==> flow/design.v <==
module yuv_to_rgb (
input            clk             ,  
input            rst_n           ,  
input            start_conversion,  
input      [7:0] y               , 
input      [7:0] u               ,
input      [7:0] v               ,
output reg [7:0] r               , 
output reg [7:0] g               , 
output reg [7:0] b               ,
output reg       pixel_ready        
);
parameter signed [15:0] C_1_402 = 16'h059C;   
parameter signed [15:0] C_0_344 = 16'h0160;   
parameter signed [15:0] C_0_714 = 16'h02DB;   
parameter signed [15:0] C_1_772 = 16'h0716;   
wire signed [15:0] y_s;
wire signed [15:0] u_s;
wire signed [15:0] v_s;
wire signed [31:0] r_temp;
wire signed [31:0] g_temp;
wire signed [31:0] b_temp;
assign y_s = y;
assign u_s = u - 128;   
assign v_s = v - 128;   
assign r_temp = y_s + ((v_s * C_1_402) >>> 10);
assign g_temp = y_s - ((u_s * C_0_344) >>> 10) - ((v_s * C_0_714) >>> 10);
assign b_temp = y_s + ((u_s * C_1_772) >>> 10);
always @(posedge clk or negedge rst_n)	
	if (~rst_n)	            r <= 8'h00; else
	if (start_conversion) begin	
		if (r_temp < 0)	    r <= 8'h00; else
		if (r_temp > 255) 	r <= 8'hFF; else
											    r <= r_temp[7:0];
	end
always @(posedge clk or negedge rst_n)	
	if (~rst_n)	            g <= 8'h00; else
	if (start_conversion) begin	
		if (g_temp < 0)	    g <= 8'h00; else
		if (g_temp > 255) 	g <= 8'hFF; else
											    g <= g_temp[7:0];
	end
always @(posedge clk or negedge rst_n)	
	if (~rst_n)	            b <= 8'h00; else
	if (start_conversion) begin	
		if (b_temp < 0)	    b <= 8'h00; else
		if (b_temp > 255) 	b <= 8'hFF; else
											    b <= b_temp[7:0];
	end
always @(posedge clk or negedge rst_n)
	if (~rst_n)     	        pixel_ready <= 1'b0; else
	if (pixel_ready)          pixel_ready <= 1'b0; else
	if (start_conversion)	    pixel_ready <= 1'b1;
endmodule
module yuv422_to_rgb (
input             pclk               ,  
input             presetn            ,  
input      [31:0] paddr              ,  
input      [31:0] pwdata             ,  
output reg [31:0] prdata             ,  
input         	  pwrite             ,  
input         	  psel               ,  
input         	  penable            , 
output            pslverr            ,  
output            pready             ,  
output reg        irq                ,  
output reg [95:0] rgb_out               
);
localparam IDLE    = 3'd0;
localparam LOAD    = 3'd1;
localparam CONVERT = 3'd2;
reg  [7:0] yuv_mem [0:7];     
reg  [7:0] y0;                
reg  [7:0] u0;                
reg  [7:0] y1;                
reg  [7:0] v0;                
reg  [7:0] y2;                
reg  [7:0] u1;                
reg  [7:0] y3;                
reg  [7:0] v1;                
wire [7:0] r0;                
wire [7:0] g0;                
wire [7:0] b0;                
wire [7:0] r1;                
wire [7:0] g1;                
wire [7:0] b1;                
wire [7:0] r2;                
wire [7:0] g2;                
wire [7:0] b2;                
wire [7:0] r3;                
wire [7:0] g3;                
wire [7:0] b3;                
reg        cnt_writes;        
reg  [2:0] state;             
reg        start_conversion;  
wire [3:0] result_ready;      
yuv_to_rgb conv0 (.clk(pclk), .rst_n(presetn), .start_conversion(start_conversion), .y(y0), .u(u0), .v(v0), .r(r0), .g(g0), .b(b0), .pixel_ready(result_ready[0]));
yuv_to_rgb conv1 (.clk(pclk), .rst_n(presetn), .start_conversion(start_conversion), .y(y1), .u(u0), .v(v0), .r(r1), .g(g1), .b(b1), .pixel_ready(result_ready[1]));
yuv_to_rgb conv2 (.clk(pclk), .rst_n(presetn), .start_conversion(start_conversion), .y(y2), .u(u1), .v(v1), .r(r2), .g(g2), .b(b2), .pixel_ready(result_ready[2]));
yuv_to_rgb conv3 (.clk(pclk), .rst_n(presetn), .start_conversion(start_conversion), .y(y3), .u(u1), .v(v1), .r(r3), .g(g3), .b(b3), .pixel_ready(result_ready[3]));
assign pready  = 1'b1;
assign pslverr = 1'b0;
always @(posedge pclk or negedge presetn)
	if (~presetn)	prdata <= 32'd0; else
	if (psel & ~penable & ~pwrite)	
		case(paddr[7:0])
			8'h20: prdata <= (state == IDLE) ? {32'hFFFFFFFF} : {32'd0};
			8'h30: prdata <= {rgb_out[95:72], 8'd0};   
			8'h34: prdata <= {rgb_out[71:48], 8'd0};   
			8'h38: prdata <= {rgb_out[47:24], 8'd0};   
			8'h3c: prdata <= {rgb_out[23:0], 8'd0};   
		endcase           
always @(posedge pclk or negedge presetn)
	if (~presetn)	                        cnt_writes <= 'd0; else
	if (psel & penable & pready & pwrite)	cnt_writes <= cnt_writes + 'd1;
always @(posedge pclk or negedge presetn)
	if (~presetn)	                                     start_conversion <= 1'b0; else
	if (start_conversion)                              start_conversion <= 1'b0; else
	if (psel & penable & pready & pwrite & cnt_writes) start_conversion <= 1'b1;
always @(posedge pclk or negedge presetn)
	if (~presetn)      	irq <= 1'b0; else
	if (irq)					  irq <= 1'b0; else
	if (&result_ready)	irq <= 1'b1;
always @(posedge pclk or negedge presetn)
	if (~presetn)	                                                  state <= IDLE; else
	case(state)
		IDLE    : if (psel & ~penable & pwrite)                       state <= LOAD;     
		LOAD    : if (psel & penable & pready & pwrite & cnt_writes)  state <= CONVERT;  
		CONVERT : if (&result_ready)                                  state <= IDLE;     
	endcase
always @(posedge pclk or negedge presetn)
	if (~presetn) begin	yuv_mem[0] <= 8'd0;
	                    yuv_mem[1] <= 8'd0;
	                    yuv_mem[2] <= 8'd0;
	                    yuv_mem[3] <= 8'd0;
	                    yuv_mem[4] <= 8'd0;
	                    yuv_mem[5] <= 8'd0;
	                    yuv_mem[6] <= 8'd0;
	                    yuv_mem[7] <= 8'd0; end else
	if (psel & pwrite & ~penable) 
		case (paddr[7:0])                               
      8'h10: begin yuv_mem[0] <= pwdata[7:0];           
									 yuv_mem[1] <= pwdata[15:8];          
									 yuv_mem[2] <= pwdata[23:16];         
									 yuv_mem[3] <= pwdata[31:24]; end     
      8'h14: begin yuv_mem[4] <= pwdata[7:0];           
                   yuv_mem[5] <= pwdata[15:8];          
                   yuv_mem[6] <= pwdata[23:16];         
                   yuv_mem[7] <= pwdata[31:24]; end     
    endcase
always @(posedge pclk or negedge presetn)
	if (~presetn)	            rgb_out <= 96'd0; else
	if (&result_ready)	      rgb_out <= {r0, g0, b0, r1, g1, b1, r2, g2, b2, r3, g3, b3};  
always @(posedge pclk or negedge presetn)
	if (~presetn)	                    y0 <= 'd0; else
	if ((state == LOAD) & cnt_writes) y0 <= yuv_mem[0];
always @(posedge pclk or negedge presetn)
	if (~presetn)	                    u0 <= 'd0; else
	if ((state == LOAD) & cnt_writes) u0 <= yuv_mem[1];
always @(posedge pclk or negedge presetn)
	if (~presetn)	                    y1 <= 'd0; else
	if ((state == LOAD) & cnt_writes) y1 <= yuv_mem[2];
always @(posedge pclk or negedge presetn)
	if (~presetn)	                    v0 <= 'd0; else
	if ((state == LOAD) & cnt_writes) v0 <= yuv_mem[3];
always @(posedge pclk or negedge presetn)
	if (~presetn)	                    y2 <= 'd0; else
	if ((state == LOAD) & cnt_writes) y2 <= yuv_mem[4];
always @(posedge pclk or negedge presetn)
	if (~presetn)	                    u1 <= 'd0; else
	if ((state == LOAD) & cnt_writes) u1 <= yuv_mem[5];
always @(posedge pclk or negedge presetn)
	if (~presetn)	                    y3 <= 'd0; else
	if ((state == LOAD) & cnt_writes) y3 <= yuv_mem[6];
always @(posedge pclk or negedge presetn)
	if (~presetn)	                    v1 <= 'd0; else
	if ((state == LOAD) & cnt_writes) v1 <= yuv_mem[7];
endmodule
Lab notebook: yuv422_to_rgb

# Reports on yuv422_to_rgb

Module yuv422_to_rgb before and after one edit of its RTL, step after step.
Lines under "original" count in the file above, lines under "edited" in the edited file.
"change" is "edited" less "original", of the values as shown; "rel. change" is that difference over "original", in percent.
Cell names lack the library's common part.
The mark -- stands for no value.

Design top: yuv422_to_rgb
Clock: pclk
Library: sky130hd
Library corner: tt_025C_1v80

# Edit of the RTL

Unified diff, file above to edited file.
A script made this edit; it was not meant as an optimisation.

```diff
@@ -20,5 +20,5 @@
 wire signed [31:0] r_temp;
 wire signed [31:0] g_temp;
-wire signed [31:0] b_temp;
+wire signed [32:0] b_temp;
 assign y_s = y;
 assign u_s = u - 128;   
```

# Word-level counts

Counts by Yosys on the flattened word-level netlist (proc, flatten, opt, wreduce). Print and check cells are left out. Cells with the same type and inputs are merged into one.

Storage and ports:

| what                       | original | edited | change | rel. change (%) |
| register bits              | 362      | 362    | 0      | 0.00 |
| input bits                 | 69       | 69     | 0      | 0.00 |
| output and inout port bits | 131      | 131    | 0      | 0.00 |
| cells after elaboration    | 161      | 161    | 0      | 0.00 |

Operators by class:

| what                       | original | edited | change | rel. change (%) |
| add/sub/neg operators      | 21       | 21     | 0      | 0.00 |
| $mul                       | 8        | 8      | 0      | 0.00 |
| $lt $le $gt $ge            | 24       | 24     | 0      | 0.00 |
| eq/ne operators            | 12       | 12     | 0      | 0.00 |
| mux-type cells             | 39       | 39     | 0      | 0.00 |
| bitwise gates (word level) | 11       | 11     | 0      | 0.00 |
| reduce/logical cells       | 8        | 8      | 0      | 0.00 |

Operators with widths:

| operator                                     | original | edited | change | rel. change (%) |
| > comparator 32 x 9 -> 1 bit with constant B | 12       | 8      | -4     | -33.33 |
| < comparator 32 x 1 -> 1 bit with constant B | 12       | 8      | -4     | -33.33 |
| > comparator 33 x 9 -> 1 bit with constant B | 0        | 4      | +4     | -- |
| < comparator 33 x 1 -> 1 bit with constant B | 0        | 4      | +4     | -- |
| two-way mux 8 bit                            | 24       | 24     | 0      | 0.00 |
| AND 1 bit                                    | 9        | 9      | 0      | 0.00 |
| two-way mux 1 bit                            | 9        | 9      | 0      | 0.00 |
| adder 9 x 11 -> 12 bit                       | 8        | 8      | 0      | 0.00 |
| equality test 8 x 6 -> 1 bit with constant B | 5        | 5      | 0      | 0.00 |
| multiplier 9 x 11 -> 20 bit with constant B  | 4        | 4      | 0      | 0.00 |
| subtractor 10 x 10 -> 11 bit                 | 4        | 4      | 0      | 0.00 |
| subtractor 8 x 8 -> 9 bit with constant B    | 4        | 4      | 0      | 0.00 |
| subtractor 9 x 9 -> 10 bit                   | 4        | 4      | 0      | 0.00 |
| two-way mux 3 bit                            | 3        | 3      | 0      | 0.00 |
| inequality test 2 bit with constant B        | 3        | 3      | 0      | 0.00 |
| AND reduction 2 bit                          | 3        | 3      | 0      | 0.00 |
| equality test 8 x 5 -> 1 bit with constant B | 2        | 2      | 0      | 0.00 |
| multiplier 9 x 10 -> 19 bit with constant B  | 2        | 2      | 0      | 0.00 |
| multiplier 9 x 5 -> 14 bit with constant B   | 2        | 2      | 0      | 0.00 |
| inverter 1 bit                               | 2        | 2      | 0      | 0.00 |
| AND reduction 4 bit                          | 2        | 2      | 0      | 0.00 |
| adder 1 bit with constant B                  | 1        | 1      | 0      | 0.00 |
| equality test 3 x 1 -> 1 bit with constant B | 1        | 1      | 0      | 0.00 |
| equality test 3 x 2 -> 1 bit with constant B | 1        | 1      | 0      | 0.00 |
| logical NOT 3 bit                            | 1        | 1      | 0      | 0.00 |
| two-way mux 32 bit                           | 1        | 1      | 0      | 0.00 |
| case mux 3 bit (select 3 bit)                | 1        | 1      | 0      | 0.00 |
| case mux 32 bit (select 5 bit)               | 1        | 1      | 0      | 0.00 |

Not every row of either side is listed.

# Depth

Yosys ltp: most cells in a row. Word level: on the elaborated netlist, between registers, memories and ports. Mapped: between sequential cells and ports; inverters and the memories' decode and read muxes count.

Logic depth:

| what                          | original | edited | change | rel. change (%) |
| depth in word-level cells     | 7        | 7      | 0      | 0.00 |
| ABC_AREA                      | 0        | 0      | --     | -- |
| mapped depth                  | 31       | 30     | -1     | -3.23 |
| gate-level depth less buffers | 30       | 29     | -1     | -3.33 |

# Mapped cells and area

Source: synth_stat.txt of the flow (Yosys; design flattened, memories mapped). It holds for the ABC_AREA given above (unset counts as 0); a run with the other value may have another netlist.

Cells by type:

| cell type | original | edited | change | rel. change (%) |
| mux2_2    | 217      | 250    | +33    | +15.21 |
| o221a_2   | 24       | 54     | +30    | +125.00 |
| a22oi_1   | 25       | 1      | -24    | -96.00 |
| mux4_2    | 24       | 0      | -24    | -100.00 |
| a222oi_1  | 0        | 24     | +24    | -- |
| o211ai_1  | 8        | 30     | +22    | +275.00 |
| nor2_1    | 145      | 166    | +21    | +14.48 |
| a21o_1    | 62       | 43     | -19    | -30.65 |
| o21a_1    | 21       | 39     | +18    | +85.71 |
| nand2_1   | 94       | 110    | +16    | +17.02 |
| clkbuf_1  | 49       | 65     | +16    | +32.65 |
| nor2b_1   | 32       | 16     | -16    | -50.00 |
| o21ai_0   | 88       | 74     | -14    | -15.91 |
| o2bb2ai_1 | 16       | 3      | -13    | -81.25 |
| or3_1     | 4        | 17     | +13    | +325.00 |
| xor2_1    | 63       | 53     | -10    | -15.87 |
| a21oi_1   | 96       | 87     | -9     | -9.38 |
| a311oi_1  | 17       | 26     | +9     | +52.94 |

Not every row of either side is listed.

Synthesis totals:

| what                              | original | edited  | change | rel. change (%) |
| cells in the netlist              | 2765     | 2836    | +71    | +2.57 |
| mapped area (µm²)                 | 29633.4  | 29842.4 | +209.0 | +0.71 |
| sequential part of the area (µm²) | 8884.8   | 8884.8  | 0.0    | 0.00 |
| flip-flops                        | 355      | 355     | 0      | 0.00 |
| buffer cells                      | 70       | 83      | +13    | +18.57 |

The figures by module come from a second, unflattened synthesis with its own total; it is not the netlist above.

Unflattened totals:

| what                                          | original | edited  | change | rel. change (%) |
| cells (unflattened synthesis)                 | 4103     | 4103    | 0      | 0.00 |
| area total of the unflattened synthesis (µm²) | 42087.9  | 42087.9 | 0.0    | 0.00 |

Rows give one instance, submodules left out.

By module, original:

| module        | instances | cells | area (µm²) | sequential area (µm²) |
| yuv_to_rgb    | 4         | 862   | 7905.1     | 625.6 |
| yuv422_to_rgb | 1         | 655   | 10467.5    | 6382.4 |

By module, edited:

| module        | instances | cells | area (µm²) | sequential area (µm²) |
| yuv_to_rgb    | 4         | 862   | 7905.1     | 625.6 |
| yuv422_to_rgb | 1         | 655   | 10467.5    | 6382.4 |

# Path before layout

Path of least setup slack by OpenSTA after synthesis, without wires, with an ideal clock, recovery checks aside; 20% of the period is set as input and as output delay. Where synthesis merged equal registers, the netlist keeps one of their names.

Path post-synthesis:

| what                              | original            | edited              | change | rel. change (%) |
| path type                         | reg2reg             | reg2reg             | --     | -- |
| start point                       | register v1[7]      | register v0[7]      | --     | -- |
| end point                         | register conv2.g[0] | register conv1.g[0] | --     | -- |
| period (ns)                       | 9.0                 | 9.0                 | 0.0    | 0.00 |
| library setup time (ns)           | 0.123               | 0.066               | -0.057 | -- |
| launch time at the first pin (ns) | 0.000               | 0.000               | 0.000  | -- |
| arrival time (ns)                 | 7.139               | 7.394               | +0.255 | +3.57 |
| required time (ns)                | 8.877               | 8.934               | +0.057 | +0.64 |
| slack (ns)                        | 1.739               | 1.540               | -0.199 | -- |
| delay of the path (ns)            | 7.262               | 7.460               | +0.198 | +2.73 |
| driving pins on the path          | 29                  | 30                  | +1     | +3.45 |
| path buffers                      | 1                   | 1                   | 0      | 0.00 |
| synthesis period reached (ns)     | 7.261               | 7.46                | +0.199 | +2.74 |

"delay of the path" is the arrival time less input delay plus setup time.
"driving pins on the path" counts driving pins, that of a launching flip-flop among them; a cell with two outputs on the path counts twice.
"synthesis period reached" is the clock period less the worst setup slack; recovery checks do not enter. This is arithmetic on one report: input and output delays are still those of the set period (20% each).
The rows between start and end are the longest chain of elaborated cells between them; the timing report does not say that the signal goes this way. Where chains are equally long, one stands for them.
Each line given opens the expression or statement behind the cell; cells for indexed reads and writes are added by Yosys, which also makes memories of some case tables.
At most two assigning lines are given for a register; there are more.

On the way, post-synthesis, original:
Cell sequence: dfrtp_1 clkbuf_1 inv_1 ha_1 inv_1 ha_1 inv_1 fa_1 inv_1 fa_1 inv_1 fa_1 inv_1 ha_1 a21o_1 a31o_1 a41o_1 o41a_1 xor2_1 fa_1 inv_1 ha_1 or2_2 a21oi_1 a21oi_1 or2_2 a21oi_1 o211ai_1 o221a_2
Cells in the longest elaborated chain: 6
Elaborated cells between the ends (all ways): 7
RTL lines with such cells: 4
Classes of those cells: add/sub: 2; mul: 1; compare: 2; mux: 2

Ends and longest elaborated chain, post-synthesis, original:

| what                         | line | text |
| from (decl)                  | 80   | `reg  [7:0] v1;` |
| from (assign)                | 176  | `if (~presetn) v1 <= 'd0; else` |
| from (assign)                | 177  | `if ((state == LOAD) & cnt_writes) v1 <= yuv_mem[7];` |
| subtractor 8 x 8 -> 9 bit    | 25   | `assign v_s = v - 128;` |
| multiplier 9 x 11 -> 20 bit  | 27   | `assign g_temp = y_s - ((u_s * C_0_344) >>> 10) - ((v_s * C_0_714) >>> 10);` |
| subtractor 10 x 10 -> 11 bit | 27   |  |
| > comparator 32 x 9 -> 1 bit | 40   | `if (g_temp > 255) g <= 8'hFF; else` |
| two-way mux 8 bit            | 40   |  |
| two-way mux 8 bit            | 39   | `if (g_temp < 0) g <= 8'h00; else` |
| to (assign)                  | 39   |  |
| to (assign)                  | 41   | `g <= g_temp[7:0];` |
| to (decl)                    | 9    | `output reg [7:0] g               ,` |

On the way, post-synthesis, edited:
Cell sequence: dfrtp_1 clkbuf_1 clkinv_1 ha_1 inv_1 ha_1 xor2_1 ha_1 a21o_1 fa_1 inv_1 fa_1 inv_1 ha_1 a21o_1 a31o_2 a21oi_1 xnor2_1 inv_1 fa_1 ha_1 a21o_1 a21oi_1 o21ai_0 a2111o_1 nand2_1 nor4_1 mux2_2 a41oi_1 o221a_2
Cells in the longest elaborated chain: 6
Elaborated cells between the ends (all ways): 7
RTL lines with such cells: 4
Classes of those cells: add/sub: 2; mul: 1; compare: 2; mux: 2

Ends and longest elaborated chain, post-synthesis, edited:

| what                         | line | text |
| from (decl)                  | 76   | `reg  [7:0] v0;` |
| from (assign)                | 164  | `if (~presetn) v0 <= 'd0; else` |
| from (assign)                | 165  | `if ((state == LOAD) & cnt_writes) v0 <= yuv_mem[3];` |
| subtractor 8 x 8 -> 9 bit    | 25   | `assign v_s = v - 128;` |
| multiplier 9 x 11 -> 20 bit  | 27   | `assign g_temp = y_s - ((u_s * C_0_344) >>> 10) - ((v_s * C_0_714) >>> 10);` |
| subtractor 10 x 10 -> 11 bit | 27   |  |
| > comparator 32 x 9 -> 1 bit | 40   | `if (g_temp > 255) g <= 8'hFF; else` |
| two-way mux 8 bit            | 40   |  |
| two-way mux 8 bit            | 39   | `if (g_temp < 0) g <= 8'h00; else` |
| to (assign)                  | 39   |  |
| to (assign)                  | 41   | `g <= g_temp[7:0];` |
| to (decl)                    | 9    | `output reg [7:0] g               ,` |

# Worst path after layout

Path of least setup slack in the final report of each run of pair A (OpenROAD, finished layout, wires in). Where an end is a register, its clock arrival counts in the times.

Path post-layout:

| what                              | original            | edited              | change | rel. change (%) |
| path type                         | reg2reg             | reg2reg             | --     | -- |
| start point                       | register v0[1]      | register v1[7]      | --     | -- |
| end point                         | register conv1.g[4] | register conv3.g[3] | --     | -- |
| period (ns)                       | 9.0                 | 9.0                 | 0.0    | 0.00 |
| library setup time (ns)           | 0.15                | 0.11                | -0.04  | -- |
| launch time at the first pin (ns) | 0.56                | 0.55                | -0.01  | -1.79 |
| arrival time (ns)                 | 8.41                | 8.57                | +0.16  | +1.90 |
| required time (ns)                | 9.40                | 9.45                | +0.05  | +0.53 |
| slack (ns)                        | 0.99                | 0.88                | -0.11  | -- |
| driving pins on the path          | 29                  | 30                  | +1     | +3.45 |
| path buffers                      | 0                   | 1                   | +1     | -- |

The rows between start and end are the longest chain of elaborated cells between them; the timing report does not say that the signal goes this way. Where chains are equally long, one stands for them.
At most two assigning lines are given for a register; there are more.

On the way, post-layout, original:
Cell sequence: dfrtp_1 inv_1 ha_1 fa_1 inv_1 ha_1 fa_1 ha_1 ha_1 and4bb_1 a31o_1 a21o_1 a21o_1 a31o_1 a21oi_1 xnor2_1 inv_1 fa_1 ha_1 a21o_1 a21oi_1 o21ai_0 a21oi_1 nor2_1 a211oi_2 xor2_1 a2bb2oi_1 a211oi_2 a211oi_1
Cells in the longest elaborated chain: 6
Elaborated cells between the ends (all ways): 7
RTL lines with such cells: 4
Classes of those cells: add/sub: 2; mul: 1; compare: 2; mux: 2

Ends and longest elaborated chain, post-layout, original:

| what                         | line | text |
| from (decl)                  | 76   | `reg  [7:0] v0;` |
| from (assign)                | 164  | `if (~presetn) v0 <= 'd0; else` |
| from (assign)                | 165  | `if ((state == LOAD) & cnt_writes) v0 <= yuv_mem[3];` |
| subtractor 8 x 8 -> 9 bit    | 25   | `assign v_s = v - 128;` |
| multiplier 9 x 11 -> 20 bit  | 27   | `assign g_temp = y_s - ((u_s * C_0_344) >>> 10) - ((v_s * C_0_714) >>> 10);` |
| subtractor 10 x 10 -> 11 bit | 27   |  |
| > comparator 32 x 9 -> 1 bit | 40   | `if (g_temp > 255) g <= 8'hFF; else` |
| two-way mux 8 bit            | 40   |  |
| two-way mux 8 bit            | 39   | `if (g_temp < 0) g <= 8'h00; else` |
| to (assign)                  | 39   |  |
| to (assign)                  | 41   | `g <= g_temp[7:0];` |
| to (decl)                    | 9    | `output reg [7:0] g               ,` |

On the way, post-layout, edited:
Cell sequence: dfrtp_1 buf_4 clkinv_1 ha_1 inv_1 ha_1 inv_1 fa_1 inv_1 fa_1 inv_1 fa_1 inv_1 ha_1 a21oi_1 o21ai_0 a21oi_1 xnor2_1 inv_1 fa_1 ha_1 a21o_1 a21oi_1 o21bai_1 a21oi_1 o21a_1 a21oi_1 mux2i_1 o2111ai_1 o221a_2
Cells in the longest elaborated chain: 6
Elaborated cells between the ends (all ways): 7
RTL lines with such cells: 4
Classes of those cells: add/sub: 2; mul: 1; compare: 2; mux: 2

Ends and longest elaborated chain, post-layout, edited:

| what                         | line | text |
| from (decl)                  | 80   | `reg  [7:0] v1;` |
| from (assign)                | 176  | `if (~presetn) v1 <= 'd0; else` |
| from (assign)                | 177  | `if ((state == LOAD) & cnt_writes) v1 <= yuv_mem[7];` |
| subtractor 8 x 8 -> 9 bit    | 25   | `assign v_s = v - 128;` |
| multiplier 9 x 11 -> 20 bit  | 27   | `assign g_temp = y_s - ((u_s * C_0_344) >>> 10) - ((v_s * C_0_714) >>> 10);` |
| subtractor 10 x 10 -> 11 bit | 27   |  |
| > comparator 32 x 9 -> 1 bit | 40   | `if (g_temp > 255) g <= 8'hFF; else` |
| two-way mux 8 bit            | 40   |  |
| two-way mux 8 bit            | 39   | `if (g_temp < 0) g <= 8'h00; else` |
| to (assign)                  | 39   |  |
| to (assign)                  | 41   | `g <= g_temp[7:0];` |
| to (decl)                    | 9    | `output reg [7:0] g               ,` |

# Flow runs

Runs of the flow (Yosys, OpenROAD) on both versions; the two runs of a pair have the same settings. The constraints put input and output delay at 20% of the set period each and load the outputs with 0.01 pF.

Settings, pair A:
CORE_UTILIZATION: 40
period_ns: 9.0
CAP_MARGIN: 20
CORE_MARGIN: 2
SLEW_MARGIN: 20

Results, pair A:

| what                                      | original | edited  | change | rel. change (%) |
| chip area in the Yosys report (µm²)       | 29633.4  | 29842.4 | +209.0 | +0.71 |
| die area (µm²)                            | 76275.4  | 76806.6 | +531.2 | +0.70 |
| standard-cell area after layout (µm²)     | 33843.7  | 33933.8 | +90.1  | +0.27 |
| smallest setup slack (ns)                 | 0.993    | 0.878   | -0.115 | -- |
| total negative slack on setup checks (ns) | 0.000    | 0.000   | 0.000  | -- |
| worst-case hold slack (ns)                | 0.426    | 0.423   | -0.003 | -- |
| power (uW)                                | 6112     | 7090    | +978   | +16.00 |

Settings, pair B:
CAP_MARGIN: 35
CORE_ASPECT_RATIO: 0.94
CORE_MARGIN: 8
CORE_UTILIZATION: 46
CTS_CLUSTER_DIAMETER: 48
GPL_ROUTABILITY_DRIVEN: 0
SETUP_SLACK_MARGIN: 0.36
SLEW_MARGIN: 20
period_ns: 6.3

Results, pair B:

| what                                      | original | edited  | change | rel. change (%) |
| chip area in the Yosys report (µm²)       | 29633.4  | 29842.4 | +209.0 | +0.71 |
| die area (µm²)                            | 72801.9  | 73285.4 | +483.5 | +0.66 |
| standard-cell area after layout (µm²)     | 38833.5  | 37893.8 | -939.7 | -2.42 |
| smallest setup slack (ns)                 | -0.491   | -0.356  | +0.135 | -- |
| total negative slack on setup checks (ns) | -15.398  | -7.991  | +7.407 | -- |
| worst-case hold slack (ns)                | 0.425    | 0.425   | 0.000  | -- |
| power (uW)                                | 10373    | 12092   | +1719  | +16.57 |

By "power" is meant OpenSTA's value without simulated activity: inputs other than the clock are taken to toggle once in ten clock periods, and the tool carries that through the logic.
